==> flow/design.v <==
module seq_mult(d, done, clk, a, b, go, reset);
  parameter n=32, log2n=5;
  output [2*n-1:0] d;
  output reg done;
	input clk;
	input [n-1:0] a, b;
	input go, reset;
	reg c;
	reg [n-1:0] p, q, m;
	reg [log2n:0]count;
	reg [n:0] sum;
	reg [log2n:0] count_n;
	always @(posedge clk, posedge reset)
		if(reset == 1) begin
			done <= 0;
		end
    else if(reset == 0) begin
			if(go) begin
				c <= 0;
        p <= 0;
				q <= a;
				m <= b;
				done <= 0;
				count <= n;
      end
			else if (!done) begin
				if (q[0] == 0) begin
					sum = 0 + p; 
				end
				else begin
					sum = m + p; 
				end
				{c,p,q} <= {sum,q} >> 1;
				count_n = count - 1;
				count <= count_n;
				if (count_n == 0) begin
					done <= 1;
				end
			end
		end
	assign d = {p,q};
endmodule
==> Reports on seq_mult <==
The steps from the RTL of seq_mult to its reports follow in flow order.
Lines are those of the file above, counted from 1.
Operators: Yosys type, input widths -> output width; for muxes data width and select width s.
{ "inputs": {"top": "seq_mult", "clk_port": "clk", "lib": "sky130hd", "lib_corner": "tt_025C_1v80"} }

==> Elaborated design <==
Counts by Yosys on the flattened word-level netlist (proc, flatten, opt, wreduce; memories kept). Register bits leave out memories and registers merged into their read ports (data or address). Print and check cells are left out. Cells with the same type and inputs are merged into one.
{ "word_totals": {"input_bits": 67, "output_inout_bits": 65, "elab_cells": 20, "ff_bits": 103} }
{ "classes": {"n_reduce_logical": 3, "n_eq": 1, "logic": 1, "mux": 8, "n_addsub": 2} }
{ "ops": {"columns": ["operator", "count"], "rows": [
  ["$mux 32", 3],
  ["$add 32x32->33", 1],
  ["$mux 33", 1],
  ["$sub 6x1->6 const B", 1],
  ["$logic_not 6->1", 1],
  ["$mux 6", 1],
  ["$reduce_and 2->1", 2],
  ["$mux 1", 3],
  ["$ne 2x1->1 const B", 1],
  ["$not 1->1", 1]
]} }

==> Depth <==
Longest topological path by Yosys (ltp), each cell counted once; first at word level (registers and memories cut), then after technology mapping (sequential cells cut; the memories' decode and read muxes count).
{ "logic_depth": {"depth_word": 5, "ABC_AREA": 0, "depth_mapped": 9, "depth_no_buf": 9} }

==> After synthesis <==
Source: synth_stat.txt of the flow (Yosys; design flattened, memories mapped). It holds for the ABC_AREA given above (unset counts as 0); a run with the other value may have another netlist.
Totals and module areas in this step are rounded.
{ "mapped": {"cell_count": 491, "n_buf": 17, "mapped_area_um2": 5860, "flip_flops": 103, "sequential_area_um2": 3090} }
{ "types": {"columns": ["cell_type", "count", "area_total_um2"], "rows": [
  ["sky130_fd_sc_hd__edfxtp_1", 102, 3.06E+03],
  ["sky130_fd_sc_hd__ha_1", 34, 425.408],
  ["sky130_fd_sc_hd__mux2_2", 31, 349.085],
  ["sky130_fd_sc_hd__a21oi_1", 33, 165.158],
  ["sky130_fd_sc_hd__nor2_1", 37, 138.883],
  ["sky130_fd_sc_hd__nand2_1", 34, 127.622],
  ["sky130_fd_sc_hd__o21ai_0", 25, 125.12],
  ["sky130_fd_sc_hd__a21o_1", 16, 120.115],
  ["sky130_fd_sc_hd__xnor2_1", 13, 113.859],
  ["sky130_fd_sc_hd__mux2i_1", 9, 90.086],
  ["sky130_fd_sc_hd__a32o_1", 8, 80.077],
  ["sky130_fd_sc_hd__a211oi_1", 8, 60.058],
  ["sky130_fd_sc_hd__or3_1", 9, 56.304],
  ["sky130_fd_sc_hd__xor2_1", 6, 52.55],
  ["sky130_fd_sc_hd__nand4_1", 8, 50.048],
  ["sky130_fd_sc_hd__o21a_1", 6, 45.043],
  ["sky130_fd_sc_hd__o21bai_1", 6, 45.043],
  ["sky130_fd_sc_hd__a21oi_2", 5, 43.792]
]} }
Other cell types: 42; their cells: 101.

==> Worst setup path after synthesis <==
Path of least setup slack by OpenSTA after synthesis, without wires, with an ideal clock, recovery checks aside; 20% of the period is set as input and as output delay. Where synthesis merged equal registers, the netlist keeps one of their names.
{ "synth_timing": {"path_kind": "input -> register", "startpoint": "input port go", "endpoint": "register count[0]", "setup_time_ps": 522, "t_first_pin_ps": 660, "slack_ps": -1723, "n_path_buf": 1, "clock_period_ps": 3300, "required_time_ps": 2778, "t_arrival_ps": 4501, "in_delay_ps": 660, "driving_pins": 3, "path_delay_ps": 4363, "period_less_setup_slack_ps": 5023} }
"path_delay_ps" is the arrival time less input delay plus setup time.
"driving_pins" counts driving pins, that of a launching flip-flop among them; a cell with two outputs on the path counts twice.
"period_less_setup_slack_ps" is the clock period less the worst setup slack; recovery checks do not enter. This is arithmetic on one report: input and output delays are still those of the set period (20% each).
{ "synth_via": {"path_cell_list": "sky130_fd_sc_hd__clkbuf_1 -> sky130_fd_sc_hd__inv_1 -> sky130_fd_sc_hd__a21oi_1", "elab_chain_cells": 0, "cells_between": 0, "lines_between": 0} }
{ "synth_rtl": {"columns": ["item", "line", "source"], "rows": [
  ["start, declared", 7, "input go, reset;"],
  ["end, assigned", 24, "count <= n;"],
  ["end, assigned", 35, "count <= count_n;"],
  ["end, declared", 10, "reg [log2n:0]count;"]
]} }

==> Path in the finished layout <==
Path of least setup slack in the final report of stored run 2 (OpenROAD, finished layout, wires in). Where an end is a register, its clock arrival counts in the times.
The report prints the path's times to 10 ps; the period is as set.
{ "layout_timing": {"path_kind": "register -> register", "startpoint": "register p[0]", "endpoint": "register p[27]", "required_time_ps": 3420, "setup_time_ps": 240, "t_first_pin_ps": 360, "clock_period_ps": 3300, "t_arrival_ps": 3030, "n_path_buf": 0, "driving_pins": 10, "slack_ps": 400} }
Between the ends stands the longest chain of elaborated cells between them, by number of cells; it is not shown to be the way that was timed. Of several equally long chains one is given.
A line is the first line of the expression or statement that the cell stems from. Yosys adds cells for indexed reads and writes and turns some case tables into memories.
{ "layout_via": {"path_cell_list": "sky130_fd_sc_hd__edfxtp_1 -> sky130_fd_sc_hd__ha_1 -> sky130_fd_sc_hd__fa_1 -> sky130_fd_sc_hd__a21o_1 -> sky130_fd_sc_hd__nand4_1 -> sky130_fd_sc_hd__a21oi_1 -> sky130_fd_sc_hd__o211ai_2 -> sky130_fd_sc_hd__a21oi_1 -> sky130_fd_sc_hd__or3_1 -> sky130_fd_sc_hd__a32o_1", "elab_chain_cells": 3, "cells_between": 3, "lines_between": 3, "classes_between": "add/sub (1); mux (2)"} }
{ "layout_rtl": {"columns": ["item", "line", "source"], "rows": [
  ["start, declared", 9, "reg [n-1:0] p, q, m;"],
  ["start, assigned", 20, "p <= 0;"],
  ["$add 32x32->33", 31, "sum = m + p;"],
  ["$mux 33", 27, "if (q[0] == 0) begin"],
  ["$mux 32", 26, "else if (!done) begin"],
  ["end, assigned", 20, null],
  ["end, declared", 9, null]
]} }

Subject: flow runs of seq_mult

Hi,

Flow measurements of seq_mult on sky130hd: 4 stored runs with different settings, listed in no order. Input and output delays are each 20% of the period that was set; the output load is 0.01 pF.
"timing.achieved_period_ps" means the clock period less the worst setup slack. The figure is calculated, with input and output delays left at 20% of the set period.
"timing.worst_path_ps" means the part of the period allowed to the worst setup path (the constraints hold back 20% at inputs and 20% at outputs) less its slack; where the path has registers, the arrival times of their clocks count too.
"totalPower_mw" rests on the timing tool's default activity at the inputs, not on a simulated workload.
"timing.worst_path_ps" is given in steps of 10 ps.
The measured numbers are rounded.
[
  {
    "run": "stored run 1",
    "settings": { "CAP_MARGIN": 20, "CELL_PAD_IN_SITES_DETAIL_PLACEMENT": 0, "CELL_PAD_IN_SITES_GLOBAL_PLACEMENT": 1, "CORE_UTILIZATION": 72, "CTS_CLUSTER_DIAMETER": 349, "CTS_CLUSTER_SIZE": 67, "GPL_ROUTABILITY_DRIVEN": 0, "PLACE_DENSITY_LB_ADDON": 0.19, "period_ns": 2.25, "CORE_MARGIN": 2, "SLEW_MARGIN": 20 },
    "outcome": "incomplete, placement halted on FLW-0024"
  },
  {
    "run": "stored run 2",
    "settings": { "CORE_UTILIZATION": 40, "PLACE_DENSITY": 0.6, "period_ns": 3.3, "CAP_MARGIN": 20, "CORE_MARGIN": 2, "SLEW_MARGIN": 20 },
    "results": { "fin_util_frac": 0.532, "timing.worst_path_ps": 2900, "path_kind": "register -> register", "yosys.chip_area_um2": 5860, "timing.achieved_period_ps": 2904, "cell_area_final_um2": 7680, "worstSetupSlack_ps": 396, "totalPower_mw": 3.70, "setup_tns_ps": 0, "dieArea_um2": 15600 }
  },
  {
    "run": "stored run 3",
    "settings": { "CAP_MARGIN": 40, "CELL_PAD_IN_SITES_DETAIL_PLACEMENT": 0, "CORE_ASPECT_RATIO": 1.87, "CORE_UTILIZATION": 40, "GPL_ROUTABILITY_DRIVEN": 0, "MIN_ROUTING_LAYER": "met1", "PLACE_DENSITY_LB_ADDON": 0.14, "period_ns": 4.03, "CORE_MARGIN": 2, "SLEW_MARGIN": 20 },
    "results": { "fin_util_frac": 0.537, "timing.worst_path_ps": 3010, "path_kind": "register -> register", "yosys.chip_area_um2": 5860, "timing.achieved_period_ps": 3009, "cell_area_final_um2": 7710, "worstSetupSlack_ps": 1020, "totalPower_mw": 3.09, "setup_tns_ps": 0, "dieArea_um2": 15700 }
  },
  {
    "run": "stored run 4",
    "settings": { "CORE_UTILIZATION": 40, "PLACE_DENSITY": 0.6, "SETUP_SLACK_MARGIN": 0.65, "period_ns": 2.94, "CAP_MARGIN": 20, "CORE_MARGIN": 2, "SLEW_MARGIN": 20 },
    "results": { "fin_util_frac": 0.597, "timing.worst_path_ps": 2640, "path_kind": "register -> register", "yosys.chip_area_um2": 5860, "timing.achieved_period_ps": 2637, "cell_area_final_um2": 8610, "worstSetupSlack_ps": 303, "totalPower_mw": 4.60, "setup_tns_ps": 0, "dieArea_um2": 15600 }
  }
]

Regards
